==> flow/design.v <==
module positive_edge_detector(
	clk,
	in,
	out
);
input clk;
input in;
output reg out;
reg in_delay;
always @ (posedge clk)
begin
	in_delay <= in;
end
always @ (posedge clk)
begin
	out <= in & ~in_delay;
end
endmodule
module data_reg #(
        parameter APB_DW = 8
)
(
        clk,
        rst,
        i_load,
        i_data,
        o_data
);
input                           clk;
input                           rst;
input                           i_load;
input [APB_DW - 1 : 0]          i_data;
output reg [APB_DW - 1 : 0]     o_data;
always @ (posedge clk, negedge rst)
begin
        if (rst == 1'b0) begin
                o_data <= 0;
        end else
        begin
                if(i_load == 1'b1) begin
                        o_data <= i_data;
                end
        end
end
endmodule
module demux #(
        parameter RATIO = 4,
        parameter logRATIO = 2
)
( 
        i_load, 
        i_load_sel, 
        o_load
);
input                   i_load;
input   [logRATIO-1:0]  i_load_sel;
output  [RATIO-1:0]     o_load; 
genvar i;
generate 
        for (i = 0; i < RATIO; i = i + 1) begin : demux_out 
                assign o_load[i] = i_load_sel == i ? i_load : 1'b0;
        end
endgenerate
endmodule
module hwdata_mux #(
        parameter AHB_DW = 32,
        parameter APB_DW = 8,
        parameter RATIO = 4,
        parameter logRATIO = 2
)
(
        in,
        sel,
        out
);
input [AHB_DW - 1 : 0]          in;
input [logRATIO - 1 : 0]        sel;
output [APB_DW - 1 : 0]         out;
wire [APB_DW - 1 : 0] in_partial [RATIO - 1 : 0];
genvar i;
generate
        for (i = 0; i < RATIO; i = i + 1) begin : mux_inputs
                assign in_partial[i] = in [(i + 1)*APB_DW - 1 : i*APB_DW];
        end
endgenerate
assign out = in_partial[sel];
endmodule
module hrdata_reg  #(
        parameter AHB_DW = 32,
        parameter APB_DW = 8
) 
(
        clk,
        rst,
        i_PRDATA,
        i_load,
        o_HRDATA
);
localparam RATIO = AHB_DW / APB_DW;
input                   clk;
input                   rst;
input [APB_DW - 1 : 0]  i_PRDATA;
input [RATIO - 1 : 0]   i_load;
output [AHB_DW - 1 : 0] o_HRDATA;
genvar i;
generate
        for (i = 0; i < RATIO; i = i + 1) begin : regs
                data_reg #(
                        .APB_DW(APB_DW)
                )
                r_data (
                        .clk(clk),
                        .rst(rst),
                        .i_load(i_load[i]),
                        .i_data(i_PRDATA),
                        .o_data(o_HRDATA[((i+1)*APB_DW - 1): i*APB_DW])
                );
        end
endgenerate
endmodule
module fifo_memory #(
        parameter AHB_AW = 32,
        parameter AHB_DW = 32,
        parameter FIFO_SIZE = 8
)
(
        clk,
        rst_n,
        i_haddr,
        i_hwdata,
        i_hsize,
        o_haddr,
        o_hwdata,
        o_hsize,
        o_fifo_full,
        o_fifo_empty,
        i_write,
        i_read
);
localparam FIFO_WIDTH = AHB_AW + AHB_DW + 3;
localparam logSIZE = clog2(FIFO_SIZE);
input                   clk;
input                   rst_n;
input [AHB_AW - 1 : 0]  i_haddr;
input [AHB_DW - 1 : 0]  i_hwdata;
input [2 : 0]           i_hsize;
input                   i_write;
input                   i_read;
output [AHB_AW - 1 : 0] o_haddr;
output [AHB_DW - 1 : 0] o_hwdata;
output [2 : 0]          o_hsize;
output reg              o_fifo_full;
output reg              o_fifo_empty;
reg [logSIZE : 0]               r_ptr_r;                                 
reg [logSIZE : 0]               w_ptr_r;                                 
reg [AHB_AW - 1 : 0]            fifo_mem_haddr_r [FIFO_SIZE - 1 : 0];    
reg [AHB_DW - 1 : 0]            fifo_mem_hwdata_r [FIFO_SIZE - 1 : 0];   
reg [2 : 0]                     fifo_mem_hsize_r [FIFO_SIZE - 1 : 0];    
wire    fifo_we_w;               
wire    fifo_re_w;               
wire    fifo_msb_comp_w;         
wire    pointer_equal_w;         
function integer clog2 (input integer n); 
integer j; 
begin 
        if(n > 1) begin
                n = n - 1;
                for (j = 0; n > 0; j = j + 1)        
                        n = n >> 1;
                clog2 = j;
        end else
        begin
                clog2 = 1;
        end
end
endfunction
assign fifo_msb_comp_w = w_ptr_r[logSIZE] ^ r_ptr_r[logSIZE];
assign fifo_we_w = (~o_fifo_full) & i_write;
assign fifo_re_w = (~o_fifo_empty) & i_read;
assign pointer_equal_w = (w_ptr_r[logSIZE - 1 : 0] - r_ptr_r [logSIZE - 1 : 0]) ? 1'b0 : 1'b1;
always @ (*)
begin
        o_fifo_full = fifo_msb_comp_w & pointer_equal_w;
        o_fifo_empty = (~fifo_msb_comp_w) & pointer_equal_w;
end 
always @ (posedge clk)
begin
        if(fifo_we_w) begin
                fifo_mem_haddr_r[w_ptr_r[logSIZE - 1 : 0]] <= i_haddr;
                fifo_mem_hwdata_r[w_ptr_r[logSIZE - 1 : 0]] <= i_hwdata;
                fifo_mem_hsize_r[w_ptr_r[logSIZE - 1 : 0]] <= i_hsize;
        end
end
assign o_haddr = fifo_mem_haddr_r[r_ptr_r[logSIZE - 1 : 0]];
assign o_hwdata = fifo_mem_hwdata_r[r_ptr_r[logSIZE - 1 : 0]];
assign o_hsize = fifo_mem_hsize_r[r_ptr_r[logSIZE - 1 : 0]];
always @ (posedge clk, negedge rst_n)
begin
        if (rst_n == 1'b0) begin
                r_ptr_r <= 0;
        end else
        begin
                if(fifo_re_w) begin
                        r_ptr_r <= r_ptr_r + 1'b1;
                end
        end
end
always @ (posedge clk, negedge rst_n)
begin
        if (rst_n == 1'b0) begin
                w_ptr_r <= 0;
        end else
        begin
                if(fifo_we_w) begin
                        w_ptr_r <= w_ptr_r + 1'b1;
                end
        end
end
endmodule
module internal_logic #(
        parameter AHB_AW = 32,
        parameter AHB_DW = 32
)
(
        hclk,
        rst_n,
        i_haddr_read,
        i_haddr_write,
        i_hsize_read,
        i_hsize_write,
        i_hready,
        o_haddr,
        o_hsize,
        i_fifo_empty,
        i_read_transfer,
        o_start_transfer
);
input hclk;
input rst_n;
input [AHB_AW - 1 : 0]  i_haddr_read;
input [AHB_AW - 1 : 0]  i_haddr_write;
input [2:0]             i_hsize_read;
input [2:0]             i_hsize_write;
input                   i_hready;
output [AHB_AW - 1 : 0] o_haddr;
output [2:0]            o_hsize;
input                   i_fifo_empty;
input                   i_read_transfer;
output                  o_start_transfer;
wire                    w_start_read_transfer;
wire                    w_start_write_transfer;
wire                    w_fifo_not_empty_detector;
wire                    w_start_read_transfer_detector;
wire                    w_start_write_transfer_detector;
reg                     r_hready_delay;
assign o_haddr = i_fifo_empty ? i_haddr_read : i_haddr_write;
assign o_hsize = i_fifo_empty ? i_hsize_read : i_hsize_write;
assign w_start_read_transfer = i_read_transfer & i_fifo_empty;
assign w_start_write_transfer = (r_hready_delay & (~i_fifo_empty)) | w_fifo_not_empty_detector;
always @ (posedge hclk)
begin
        r_hready_delay <= i_hready;
end
assign o_start_transfer = w_start_read_transfer_detector | w_start_write_transfer_detector;  
positive_edge_detector START_READ_TRANSFER(
        .clk(hclk),
        .in(w_start_read_transfer),
        .out(w_start_read_transfer_detector)
);
positive_edge_detector START_WRITE_TRANSFER(
        .clk(hclk),
        .in(w_start_write_transfer),
        .out(w_start_write_transfer_detector)
);
positive_edge_detector FIFO_NOT_EMPTY_DETECTOR(
        .clk(hclk),
        .in(~i_fifo_empty),
        .out(w_fifo_not_empty_detector)
);
endmodule
module ahb
#(
	parameter AHB_AW = 32,
	parameter AHB_DW = 32,
        parameter APB_DW = 8
)
(
	HCLK,				 
	HRESETn,			 
	i_HADDR,			 
	o_HADDR,			 
	i_HWRITE,			 
	i_HSIZE,			 
	o_HSIZE,			 
	o_HREADY,			 
	i_HREADY,			 
	i_HSEL,			         
	o_start_read_transfer, 	         
        o_start_write_transfer,          
        i_fifo_full,                     
        i_fifo_empty,                    
	i_HRESP,			 
	o_HRESP,			 
	i_HRDATA,		         
	o_HRDATA			 
);
input                   HCLK;
input                   HRESETn;
input [(AHB_AW-1):0]    i_HADDR;
input [2:0]             i_HSIZE;
input                   i_HWRITE;
input                   i_HREADY;
input                   i_HSEL;
input [(AHB_DW-1):0]    i_HRDATA;
input                   i_HRESP;
input                   i_fifo_full;
input                   i_fifo_empty;
output reg [(AHB_AW-1):0] o_HADDR;
output reg [2:0] o_HSIZE;
output reg o_start_read_transfer;
output reg o_start_write_transfer;
output reg o_HREADY;
output reg[(AHB_DW-1):0] o_HRDATA;
output o_HRESP;
localparam [1:0]
AHB_IDLE = 2'b00,
AHB_READ = 2'b01,
AHB_WRITE = 2'b10;
reg [1:0] r_current_state;
reg [1:0] r_next_state;
always @ (posedge HCLK, negedge HRESETn)
begin
	if(HRESETn == 0) begin
		r_current_state <= AHB_IDLE;
	end else
	begin
		r_current_state <= r_next_state;
	end
end
always @ (*)
begin
	r_next_state = r_current_state;
	case(r_current_state)
		AHB_IDLE: begin
			if (i_HSEL == 1'b1) begin 
				if (i_HWRITE == 1'b1) begin
                                        r_next_state = AHB_WRITE;
                                end else
                                begin
                                        r_next_state = AHB_READ;
                                end
			end
                end
		AHB_READ: begin
			if(i_HREADY == 1'b1 && i_fifo_empty == 1'b1) begin
                                if (i_HSEL == 1'b1) begin
                                        if (i_HWRITE == 1'b1) begin
                                                r_next_state = AHB_WRITE;
                                        end
                                end else
                                begin
                                        r_next_state = AHB_IDLE;
                                end
			end
		end
                AHB_WRITE: begin
                        if (i_fifo_full == 1'b0) begin
                                if (i_HSEL == 1'b0) begin
                                        r_next_state = AHB_IDLE;
                                end else
                                begin
                                        if (i_HWRITE == 1'b0) begin
                                                r_next_state = AHB_READ;
                                        end
                                end
                        end
                end
		default: begin
			r_next_state = AHB_IDLE;
		end
	endcase
end
always @ (*)
begin
	case(r_current_state)
		AHB_IDLE: begin
			o_start_read_transfer = 1'b0;
			o_HREADY = 1'b1;
                        o_start_write_transfer = 1'b0;
		end
		AHB_READ: begin
			o_HREADY = 1'b0;
			o_start_read_transfer = 1'b1;
                        o_start_write_transfer = 1'b0;
		end
                AHB_WRITE: begin
                        o_start_read_transfer = 1'b0;
                        o_start_write_transfer = 1'b1;
                        if (i_fifo_full == 1'b1) begin
                                o_HREADY = 1'b0;
                        end else
                        begin
                                o_HREADY = 1'b1;
                        end
                end
		default: begin
			o_start_read_transfer = 1'b0;
			o_HREADY = 1'b1;
                        o_start_write_transfer = 1'b0;
		end
	endcase
end
always @ (posedge HCLK, negedge HRESETn)
begin
        if(HRESETn == 1'b0) begin
		o_HADDR <= 0;
		o_HSIZE <= 0;
	end else
	begin
                if (o_HREADY == 1'b1 && i_HSEL == 1'b1) begin
                        o_HADDR <= i_HADDR;
			o_HSIZE <= i_HSIZE;
                end
	end
end
assign o_HRESP = i_HRESP;
always @ (*)
begin
        if(o_HSIZE < APB_DW) begin
                case(APB_DW)
			16: begin
                                if (o_HADDR[0] == 1'b1) begin
                                        o_HRDATA = {i_HRDATA[7:0],i_HRDATA[AHB_DW - 1 : 8]};
                                end else
                                begin
                                        o_HRDATA = i_HRDATA;
                                end
                        end
                        32: begin
                                case (o_HADDR[1:0])
                                        2'b00: begin
                                                o_HRDATA = i_HRDATA;
                                        end
                                        2'b01: begin
                                                o_HRDATA = {i_HRDATA[7:0],i_HRDATA[AHB_DW - 1 : 8]};
                                        end
                                        2'b10: begin
                                                o_HRDATA = {i_HRDATA[15:0],i_HRDATA[AHB_DW - 1 : 16]};
                                        end
                                        2'b11: begin
                                                o_HRDATA = {i_HRDATA[23:0],i_HRDATA[AHB_DW - 1 : 24]};
                                        end
                                        default: begin
                                                o_HRDATA = i_HADDR;
                                        end
                                endcase
                        end
                        default: begin
                                o_HRDATA = i_HRDATA;
                        end
                endcase
        end else
        begin
                o_HRDATA = i_HRDATA;
        end
end
endmodule
module apb
#(
        parameter AHB_AW = 32,
        parameter APB_AW = 32,
        parameter AHB_DW = 32,
        parameter APB_DW = 8
)
(
        PCLK,                    
        PRESETn,                 
        i_HADDR,                 
        i_HSIZE,                 
        i_HWDATA,                
        o_HRESP,                 
        o_HREADY,                
        i_start_transfer,        
        o_load,                  
        i_fifo_empty,            
        o_PADDR,                 
        o_PSEL,                  
        o_PENABLE,               
        o_PWRITE,                
        o_PWDATA,                
        i_PREADY,                
        i_PSLVERR                
);
localparam APB_DW_B = APB_DW / 8;        
localparam RATIO = AHB_DW / APB_DW;      
localparam logRATIO = clog2(RATIO);       
input [(AHB_AW-1):0]    i_HADDR;
input [2:0]             i_HSIZE;
input [AHB_DW - 1 : 0]  i_HWDATA;
input                   i_start_transfer;
output [RATIO - 1 : 0]  o_load;
input                   i_fifo_empty;
output o_HREADY;
output o_HRESP;
input PCLK;
input PRESETn;
input i_PREADY;
input i_PSLVERR;
output reg[(APB_AW-1):0] o_PADDR;
output reg o_PWRITE;
output reg o_PSEL;
output reg o_PENABLE;
output [(APB_DW - 1) : 0] o_PWDATA;
reg [7:0] r_cnt;
reg [7:0] r_hsize_byte_decoded;
reg [(logRATIO - 1):0] r_load_sel;
reg hready;
localparam [1:0]
APB_IDLE = 2'b00,
APB_SETUP = 2'b01,
APB_ACCESS = 2'b10;
reg [1:0] r_current_state;
reg [1:0] r_next_state;
function integer clog2 (input integer n); 
integer j; 
begin 
        if(n > 1) begin
                n = n - 1;
                for (j = 0; n > 0; j = j + 1)        
                        n = n >> 1;
                clog2 = j;
        end else
        begin
                clog2 = 1;
        end
end
endfunction
always @ (posedge PCLK, negedge PRESETn)
begin
        if(PRESETn == 0) begin
                r_current_state <= APB_IDLE;
        end else
        begin
                r_current_state <= r_next_state;
        end
end
always @ (*)
begin
        r_next_state = r_current_state;
        case(r_current_state)
                APB_IDLE: begin
                        if(i_start_transfer == 1'b1) begin
                                r_next_state = APB_SETUP;
                        end
                end
                APB_SETUP: begin
                        r_next_state = APB_ACCESS;
                end
                APB_ACCESS: begin
                        if(i_PREADY == 1'b1) begin
                                if(r_cnt == 0) begin
                                        r_next_state = APB_IDLE;
                                end else
                                begin
                                        r_next_state = APB_SETUP;
                                end
                        end
                end
                default: begin
                r_next_state = APB_IDLE;
                end
        endcase
end
always @ (*)
begin
        case(r_current_state)
                APB_IDLE: begin
                        hready = 1'b1;
                        o_PSEL = 1'b0;
                        o_PENABLE = 1'b0;
                end
                APB_SETUP: begin
                        hready = 1'b0;
                        o_PSEL = 1'b1;
                        o_PENABLE = 1'b0;
                end
                APB_ACCESS: begin
                        hready = 1'b0;
                        o_PSEL = 1'b1;
                        o_PENABLE = 1'b1;
                end
                default: begin
                        hready = 1'b1;
                        o_PSEL = 1'b0;
                        o_PENABLE = 1'b0;
                end
        endcase
end
always @ (*)
begin
        case(i_HSIZE)
                3'b000: begin
                        r_hsize_byte_decoded = 1;
                end
                3'b001: begin
                        r_hsize_byte_decoded = 2;
                end
                3'b010: begin
                        r_hsize_byte_decoded = 4;
                end
                3'b011: begin
                        r_hsize_byte_decoded = 8;
                end
                3'b100: begin
                        r_hsize_byte_decoded = 16;
                end
                3'b101: begin
                        r_hsize_byte_decoded = 32;
                end
                3'b110: begin
                        r_hsize_byte_decoded = 64;
                end
                3'b111: begin
                        r_hsize_byte_decoded = 128;
                end
                default: begin
                        r_hsize_byte_decoded = 4;
                end
        endcase
end
always @ (posedge PCLK, negedge PRESETn)
begin
        if(PRESETn == 1'b0) begin
                r_cnt <= 0;
                r_load_sel <= 0;
        end else
        begin
                case(r_current_state) 
                        APB_IDLE: begin
                                r_load_sel <= 0;
                                if(r_hsize_byte_decoded > APB_DW_B) begin
                                        r_cnt <= r_hsize_byte_decoded;
                                end else
                                begin
                                        r_cnt <= APB_DW_B;
                                end
                        end
                        APB_SETUP: begin
                                r_cnt <= r_cnt - APB_DW_B;
                        end
                        APB_ACCESS: begin
                                if (i_PREADY == 1'b1 && r_cnt > 0) begin
                                        r_load_sel <= r_load_sel + 1'b1;
                                end
                        end
                endcase
        end
end
always @ (posedge PCLK)
begin
        if (i_fifo_empty == 1'b1) begin
                o_PWRITE <= 1'b0;
        end else
        begin
                o_PWRITE <= 1'b1;
        end
end
always @ (posedge PCLK, negedge PRESETn)
begin
        if(PRESETn == 1'b0) begin
                o_PADDR <= 0;
        end else
        begin
                case(r_current_state)
                        APB_IDLE: begin
                                o_PADDR <= i_HADDR;  
                                case (APB_DW_B)
                                        2: begin
                                                o_PADDR [0] <= 1'b0;
                                        end
                                        4: begin
                                                o_PADDR [1:0] <= 2'b0;
                                        end
                                endcase
                        end
                        APB_ACCESS: begin
                                if (i_PREADY == 1'b1) begin
                                        o_PADDR <= o_PADDR + APB_DW_B;
                                end
                        end
                endcase
        end
end
assign o_HRESP = i_PSLVERR;
generate
        if(RATIO > 1) begin
                hwdata_mux #(
                        .AHB_DW(AHB_DW),
                        .APB_DW(APB_DW),
                        .RATIO(RATIO),
                        .logRATIO(logRATIO)
                )
                HWDATA_MUX(
                        .in(i_HWDATA),
                        .sel(r_load_sel),
                        .out(o_PWDATA)
                );
        end else
        begin
                assign o_PWDATA = i_HWDATA;
        end
endgenerate
demux #(
        .RATIO(RATIO),
        .logRATIO(logRATIO)
)
load_demux(
        .i_load(i_PREADY),
        .i_load_sel(r_load_sel),
        .o_load(o_load)
);
positive_edge_detector hready_detector(
        .clk(PCLK),
        .in(hready),
        .out(o_HREADY)
);
endmodule
module ahb_to_apb_bridge
#(
        parameter AHB_AW = 32,
        parameter APB_AW = 32,
        parameter AHB_DW = 32,
        parameter APB_DW = 8,
        parameter FIFO_SIZE = 8
)
(
        HCLK,        
        HRESETn,     
        HADDR,       
        HSIZE,       
        HWDATA,      
        HWRITE,      
        HRDATA,      
        HREADY,      
        HRESP,       
        HSELAPB,     
        PADDR,       
        PSEL,        
        PENABLE,     
        PWRITE,      
        PWDATA,      
        PRDATA,      
        PREADY,      
        PSLVERR      
);
localparam RATIO = AHB_DW / APB_DW;
input                   HCLK;
input                   HRESETn;
input [(AHB_AW-1):0]    HADDR;
input [2:0]             HSIZE;
input [(AHB_DW-1):0]    HWDATA;
input                   HWRITE;
input                   HSELAPB;
output [(AHB_DW-1):0]   HRDATA;
output                  HREADY;
output                  HRESP;
input [(APB_DW-1):0]    PRDATA;
input                   PREADY;
input                   PSLVERR;
output [(APB_AW-1):0]   PADDR;
output                  PSEL;
output                  PENABLE;
output                  PWRITE;
output [(APB_DW-1):0]   PWDATA;
wire                    w_hwrite_ahb_to_apb;
wire [AHB_DW - 1 : 0]   w_hrdata_apb_to_ahb;
wire [AHB_AW - 1 : 0]   w_haddr;
wire [2:0]              w_hsize;
wire                    w_hready;
wire                    w_fifo_empty;
wire                    w_fifo_full;
wire [AHB_DW - 1 : 0]   w_hrdata_hrdata_r_to_ahb;
wire                    w_hresp_apb_to_ahb;
wire                    w_read_transfer_ahb_to_internal_logic;
wire                    w_write_transfer_ahb_to_fifo;
wire [AHB_AW - 1 : 0]   w_haddr_fifo_to_internal_logic;
wire [AHB_DW - 1 : 0]   w_hwdata_fifo_to_apb;
wire [2:0]              w_hsize_fifo_to_internal_logic;
wire [AHB_AW - 1 : 0]   w_haddr_internal_logic_to_apb;
wire [2:0]              w_hsize_internal_logic_to_apb;
wire                    w_start_transfer_internal_logic_to_apb;
wire [RATIO - 1 : 0]    w_load_apb_to_hrdata_r;
ahb #(
        .AHB_AW(AHB_AW),
        .AHB_DW(AHB_DW),
        .APB_DW(APB_DW))
AHB (
        .HCLK(HCLK),
        .HRESETn(HRESETn),
        .i_HADDR(HADDR),
        .o_HADDR(w_haddr),
        .i_HSIZE(HSIZE),
        .o_HSIZE(w_hsize),
        .i_HWRITE(HWRITE),
        .i_HRDATA(w_hrdata_hrdata_r_to_ahb),
        .o_HRDATA(HRDATA),
        .i_HREADY(w_hready),
        .o_HREADY(HREADY),
        .i_HRESP(w_hresp_apb_to_ahb),
        .o_HRESP(HRESP),
        .i_HSEL(HSELAPB),
        .o_start_read_transfer(w_read_transfer_ahb_to_internal_logic),
        .o_start_write_transfer(w_write_transfer_ahb_to_fifo),
        .i_fifo_full(w_fifo_full),
        .i_fifo_empty(w_fifo_empty)
);
fifo_memory #(
        .AHB_AW(AHB_AW),
        .AHB_DW(AHB_DW),
        .FIFO_SIZE(FIFO_SIZE))
FIFO_MEMORY(
        .clk(HCLK),
        .rst_n(HRESETn),
        .i_haddr(w_haddr),
        .i_hwdata(HWDATA),
        .i_hsize(w_hsize),
        .o_haddr(w_haddr_fifo_to_internal_logic),
        .o_hwdata(w_hwdata_fifo_to_apb),
        .o_hsize(w_hsize_fifo_to_internal_logic),
        .o_fifo_full(w_fifo_full),
        .o_fifo_empty(w_fifo_empty),
        .i_write(w_write_transfer_ahb_to_fifo),
        .i_read(w_hready)
);
internal_logic #(
        .AHB_AW(AHB_AW),
        .AHB_DW(AHB_DW))
INTERNAL_LOGIC(
        .hclk(HCLK),
        .rst_n(HRESETn),
        .i_haddr_read(w_haddr),
        .i_haddr_write(w_haddr_fifo_to_internal_logic),
        .i_hsize_read(w_hsize),
        .i_hsize_write(w_hsize_fifo_to_internal_logic),
        .i_hready(w_hready),
        .o_haddr(w_haddr_internal_logic_to_apb),
        .o_hsize(w_hsize_internal_logic_to_apb),
        .i_fifo_empty(w_fifo_empty),
        .i_read_transfer(w_read_transfer_ahb_to_internal_logic),
        .o_start_transfer(w_start_transfer_internal_logic_to_apb)
); 
hrdata_reg #(
        .AHB_DW(AHB_DW),
        .APB_DW(APB_DW))
HRDATA_REG (
        .clk(HCLK),
        .rst(HRESETn),
        .i_PRDATA(PRDATA),
        .i_load(w_load_apb_to_hrdata_r),
        .o_HRDATA(w_hrdata_hrdata_r_to_ahb)
);
apb #(
        .AHB_AW(AHB_AW),
        .APB_AW(APB_AW),
        .AHB_DW(AHB_DW),
        .APB_DW(APB_DW))
APB (
        .PCLK(HCLK),                         
        .PRESETn(HRESETn),                   
        .i_HADDR(w_haddr_internal_logic_to_apb),             
        .i_HSIZE(w_hsize_internal_logic_to_apb),            
        .i_HWDATA(w_hwdata_fifo_to_apb),          
        .o_HRESP(w_hresp_apb_to_ahb),            
        .o_HREADY(w_hready),          
        .i_start_transfer(w_start_transfer_internal_logic_to_apb),    
        .i_fifo_empty(w_fifo_empty),
        .o_PADDR(PADDR),                       
        .o_PENABLE(PENABLE),                   
        .o_PSEL(PSEL),                         
        .i_PREADY(PREADY),                     
        .o_PWRITE(PWRITE),                     
        .i_PSLVERR(PSLVERR),                   
        .o_PWDATA(PWDATA),                     
        .o_load(w_load_apb_to_hrdata_r)
);
endmodule
## Reports on ahb_to_apb_bridge

The steps from the RTL of ahb_to_apb_bridge to its reports follow in flow order.
Line numbers count from 1 in the design file above.
Operators: Yosys type, input widths -> output width; for muxes data width and select width s.
Cell names lack the library's common part.
Not given: --

- Design top: ahb_to_apb_bridge
- Clock port: HCLK
- Library: sky130hd
- Timing corner: tt_025C_1v80

## After elaboration

Source: Yosys, flattened and elaborated, memories not mapped. Widths are those after wreduce. Registers that Yosys merges into a memory's read port (data or address) are not register bits. Print and check cells do not count. Equal cells are merged and count once.
Yosys's memory passes give these memory sizes; they may raise the number of words (mostly to a power of two), join words into wider ones and drop unused or constant bits.

- Register bits after elaboration: 131
- Bits in writable memories: 536
- Bits in read-only memories: 64
- Memory cells: 4
- Output and inout bits: 77
- Word-level cells: 125

- $add $sub $neg: 6
- Order comparisons: 2
- Eq/ne operators: 15
- Multiplexer cells: 40
- Bitwise logic cells: 20
- Reductions and logical operators: 15

Memories:

| name | words | width | read ports | wr ports | line | RTL |
|---|---|---|---|---|---|---|
| FIFO_MEMORY.fifo_mem_haddr_r | 8 | 32 | 1 | 1 | 156 | `reg [AHB_AW - 1 : 0]            fifo_mem_haddr_r [FIFO_SIZE - 1 : 0];` |
| FIFO_MEMORY.fifo_mem_hwdata_r | 8 | 32 | 1 | 1 | 157 | `reg [AHB_DW - 1 : 0]            fifo_mem_hwdata_r [FIFO_SIZE - 1 : 0];` |
| (no name shown) | 8 | 8 | 1 | 0 | 601 | `case(i_HSIZE)` |
| FIFO_MEMORY.fifo_mem_hsize_r | 8 | 3 | 1 | 1 | 158 | `reg [2 : 0]                     fifo_mem_hsize_r [FIFO_SIZE - 1 : 0];` |

Operators with widths:

| cell | number |
|---|---|
| $mux 32 | 4 |
| $pmux 32 s2 | 1 |
| $add 32x1->32 const B | 1 |
| $pmux 8 s4 | 1 |
| $mux 2 | 11 |
| $gt 8x1->1 const B | 2 |
| $pmux 8 s2 | 1 |
| $mux 1 | 14 |
| $pmux 2 s3 | 2 |
| $and 1x1->1 | 10 |
| $mux 3 | 3 |
| $eq 2x2->1 const B | 4 |
| $ne 2x2->1 const B | 4 |
| $add 4x1->4 const B | 2 |
| $sub 8x1->8 const B | 1 |
| $logic_not 8->1 | 1 |
| $mux 8 | 1 |
| $not 1->1 | 7 |
| $eq 2x1->1 const B | 3 |
| $logic_not 2->1 | 3 |
| $reduce_and 2->1 | 3 |
| $ne 3x3->1 const B | 2 |
| $reduce_and 5->1 | 1 |
| $ne 2x1->1 const B | 2 |
| $reduce_bool 2->1 | 2 |
| $pmux 2 s2 | 1 |
| $logic_and 1x1->1 | 3 |
| $sub 3x3->3 | 1 |

Not listed: further kinds 6, cells in them 7.

## Logic depth

Longest topological path by Yosys (ltp), each cell counted once; first at word level (registers and memories cut), then after technology mapping (sequential cells cut; the memories' decode and read muxes count).

- Depth in word-level cells: 8
- ABC_AREA: 1
- Gate-level depth with buffers: 16
- Mapped depth without buffers: 14

## After synthesis

Yosys stat after the flow's synthesis: flattened, memories mapped to cells. It holds for the ABC_AREA given above (unset counts as 0); a run with the other value may have another netlist.

Cell types:

| cell | number | area in all (µm²) |
|---|---|---|
| edfxtp_1 | 536 | 1.61E+04 |
| dfrtp_1 | 121 | 3.03E+03 |
| nand2_1 | 570 | 2.14E+03 |
| nor2_1 | 396 | 1.49E+03 |
| o21ai_0 | 273 | 1,366.31 |
| nand3_1 | 138 | 690.662 |
| o211ai_1 | 64 | 480.461 |
| inv_1 | 101 | 379.114 |
| a21oi_1 | 58 | 290.278 |
| buf_2 | 55 | 275.264 |
| clkbuf_1 | 54 | 202.694 |
| dfxtp_1 | 9 | 180.173 |
| nand4_1 | 27 | 168.912 |
| ha_1 | 12 | 150.144 |
| o22ai_1 | 22 | 137.632 |
| o21a_1 | 14 | 105.101 |
| buf_4 | 12 | 90.086 |
| buf_6 | 7 | 78.826 |

Other cell types: 26; their cells: 104.

- Mapped cells: 2,573
- Chip area (Yosys): 28,104.5 µm²
- Sequential part of the area: 19,356.1 µm²
- Flip-flops: 668
- Buffers: 135

## Path before layout

OpenSTA on the mapped netlist: ideal clock, no wires. The path of least setup slack (recovery checks aside). Input and output delay are each 20% of the period. Register names are those of the netlist, which keeps one name where synthesis merged equal registers.

- Kind: register to register
- Start point: reg FIFO_MEMORY.r_ptr_r[1]
- End point: mem FIFO_MEMORY.fifo_mem_haddr_r[6][0]
- Period: 6.0 ns
- Library setup time: 0.575 ns
- Data arrival time: 6.578 ns
- Required time: 5.425 ns
- Setup slack: -1.153 ns
- Delay of the path: 7.153 ns
- Driving pins on the path: 13
- Buffers on the path: 3
- Period reached after synthesis: 7.153 ns

"delay of the path" = arrival - input delay + setup time.
"driving pins on the path": output pins that drive a net of the path, with the launching flip-flop's if there is one; two outputs of one cell count as two.
"period reached after synthesis" is the clock period less the worst setup slack; recovery checks do not enter. This is arithmetic on one report: input and output delays are still those of the set period (20% each).
Between the ends stands the longest chain of elaborated cells between them, by number of cells; it is not shown to be the way that was timed. Of several equally long chains one is given.
A line is the first line of the expression or statement that the cell stems from. Yosys adds cells for indexed reads and writes and turns some case tables into memories.
Only ways into the end's enable, where the timed path ends, are counted here.

- Cell sequence: dfrtp_1 buf_4 inv_2 buf_2 clkbuf_1 ha_1 nand2_1 clkinv_1 nand3b_4 nand2_4 inv_1 nand2_1 nor3_1
- Length of the longest elaborated chain: 7
- Elaborated cells on any way between the ends: 8
- Classes of those cells: 1 x add/sub; 3 x mux; 3 x logic; 1 x reduce/logical

RTL lines, path post-synthesis:

| item | line | RTL |
|---|---|---|
| start: declaration | 154 | `reg [logSIZE : 0]               r_ptr_r;` |
| start: assignment | 200 | `r_ptr_r <= 0;` |
| start: assignment | 204 | `r_ptr_r <= r_ptr_r + 1'b1;` |
| $sub 3x3->3 | 180 | `assign pointer_equal_w = (w_ptr_r[logSIZE - 1 : 0] - r_ptr_r [logSIZE - 1 : 0]) ? 1'b0 : 1'b1;` |
| $reduce_bool 3->1 | 180 |  |
| $mux 1 | 180 |  |
| $and 1x1->1 | 183 | `o_fifo_full = fifo_msb_comp_w & pointer_equal_w;` |
| $not 1->1 | 178 | `assign fifo_we_w = (~o_fifo_full) & i_write;` |
| $and 1x1->1 | 178 |  |
| $mux 3 | 188 | `if(fifo_we_w) begin` |
| end: declaration | 156 | `reg [AHB_AW - 1 : 0]            fifo_mem_haddr_r [FIFO_SIZE - 1 : 0];` |

## Worst path after layout

From the final timing report of run 1: the path of least setup slack in the routed layout; clock arrival at registers is part of the times.

- Kind: register to output
- Start point: reg FIFO_MEMORY.r_ptr_r[0]
- End point: out PWDATA[3]
- Period: 7.14 ns
- External output delay: 1.43 ns
- Data arrival time: 4.68 ns
- Required time: 5.71 ns
- Setup slack: 1.03 ns
- Driving pins on the path: 10
- Buffers on the path: 2

Between the ends stands the longest chain of elaborated cells between them, by number of cells; it is not shown to be the way that was timed. Of several equally long chains one is given.
The chain passes a memory read, where the word-level depth is cut; so it can be longer than that depth.

- Cell sequence: dfrtp_4 inv_6 buf_4 o21ai_0 o211ai_1 o211ai_1 nand2_1 nor2_1 nor2_1 clkdlybuf4s50_1
- Length of the longest elaborated chain: 2
- Elaborated cells on any way between the ends: 2
- Source lines of those cells: 2
- Classes of those cells: 1 x mux; 1 x memory

RTL lines, path post-layout:

| item | line | RTL |
|---|---|---|
| start: declaration | 154 | `reg [logSIZE : 0]               r_ptr_r;` |
| start: assignment | 200 | `r_ptr_r <= 0;` |
| start: assignment | 204 | `r_ptr_r <= r_ptr_r + 1'b1;` |
| $mem_v2 8x32 | 157 | `reg [AHB_DW - 1 : 0]            fifo_mem_hwdata_r [FIFO_SIZE - 1 : 0];` |
| $pmux 8 s4 | 86 | `assign out = in_partial[sel];` |
| end: declaration | 774 | `output [(APB_DW-1):0]   PWDATA;` |

Add stored flow runs of ahb_to_apb_bridge

Module ahb_to_apb_bridge, platform sky130hd: 4 stored runs of the flow (Yosys, OpenROAD) with differing settings, in no particular order. Input and output delays are each 20% of the period that was set; the output load is 0.01 pF.
"allowed time less slack (worst setup path)" means the part of the period allowed to the worst setup path (the constraints hold back 20% at inputs and 20% at outputs) less its slack; where the path has registers, the arrival times of their clocks count too.
"overall power": no workload was simulated; the value follows from the tool's default switching activity.

### Run 1

Settings: `ABC_AREA=1`, `CAP_MARGIN=5`, `CELL_PAD_IN_SITES_DETAIL_PLACEMENT=1`, `CELL_PAD_IN_SITES_GLOBAL_PLACEMENT=2`, `CORE_ASPECT_RATIO=0.52`, `CORE_MARGIN=10`, `CORE_UTILIZATION=49`, `CTS_CLUSTER_DIAMETER=42`, `CTS_CLUSTER_SIZE=78`, `MAX_ROUTING_LAYER=met5`, `MIN_ROUTING_LAYER=met2`, `PLACE_DENSITY_LB_ADDON=0.26`, `SETUP_SLACK_MARGIN=0.74`, `SLEW_MARGIN=10`, `TNS_END_PERCENT=80`, `period_ns=7.14`

- Cell area after synthesis: 28,104.5 µm²
- Die size: 67,852.6 µm²
- Utilization after routing: 56.7%
- Setup slack of the worst path: 1.031 ns
- Summed negative setup slack: 0.000 ns
- Smallest hold slack: 0.388 ns
- Overall power: 14.022 mW
- Allowed time less slack (worst setup path): 4.68 ns
- Kind of the worst setup path: register to output

### Run 2

Settings: `CORE_UTILIZATION=40`, `SETUP_SLACK_MARGIN=-0.49`, `period_ns=5.23`, `CAP_MARGIN=20`, `CORE_MARGIN=2`, `SLEW_MARGIN=20`

- Cell area after synthesis: 26,780.7 µm²
- Die size: 69,037.6 µm²
- Utilization after routing: 48.0%
- Setup slack of the worst path: 0.418 ns
- Summed negative setup slack: 0.000 ns
- Smallest hold slack: 0.383 ns
- Overall power: 13.091 mW
- Allowed time less slack (worst setup path): 3.77 ns
- Kind of the worst setup path: register to output

### Run 3

Settings: `ABC_AREA=1`, `CAP_MARGIN=5`, `CELL_PAD_IN_SITES_DETAIL_PLACEMENT=1`, `CELL_PAD_IN_SITES_GLOBAL_PLACEMENT=2`, `CORE_ASPECT_RATIO=0.52`, `CORE_MARGIN=10`, `CORE_UTILIZATION=47`, `CTS_CLUSTER_DIAMETER=42`, `CTS_CLUSTER_SIZE=78`, `GPL_ROUTABILITY_DRIVEN=0`, `MAX_ROUTING_LAYER=met5`, `MIN_ROUTING_LAYER=met2`, `PLACE_DENSITY_LB_ADDON=0.28`, `SETUP_SLACK_MARGIN=0.74`, `SLEW_MARGIN=10`, `TNS_END_PERCENT=80`, `period_ns=7.14`

- Cell area after synthesis: 28,104.5 µm²
- Die size: 70,504.9 µm²
- Utilization after routing: 54.5%
- Setup slack of the worst path: 1.410 ns
- Summed negative setup slack: 0.000 ns
- Smallest hold slack: 0.396 ns
- Overall power: 13.799 mW
- Allowed time less slack (worst setup path): 4.30 ns
- Kind of the worst setup path: register to output

### Run 4

Settings: `ABC_AREA=1`, `CORE_UTILIZATION=40`, `GPL_TIMING_DRIVEN=0`, `period_ns=6.0`, `CAP_MARGIN=20`, `CORE_MARGIN=2`, `SLEW_MARGIN=20`

- Cell area after synthesis: 28,104.5 µm²
- Die size: 72,398.7 µm²
- Utilization after routing: 48.5%
- Setup slack of the worst path: 0.401 ns
- Summed negative setup slack: 0.000 ns
- Smallest hold slack: 0.386 ns
- Overall power: 17.147 mW
- Allowed time less slack (worst setup path): 4.40 ns
- Kind of the worst setup path: register to output
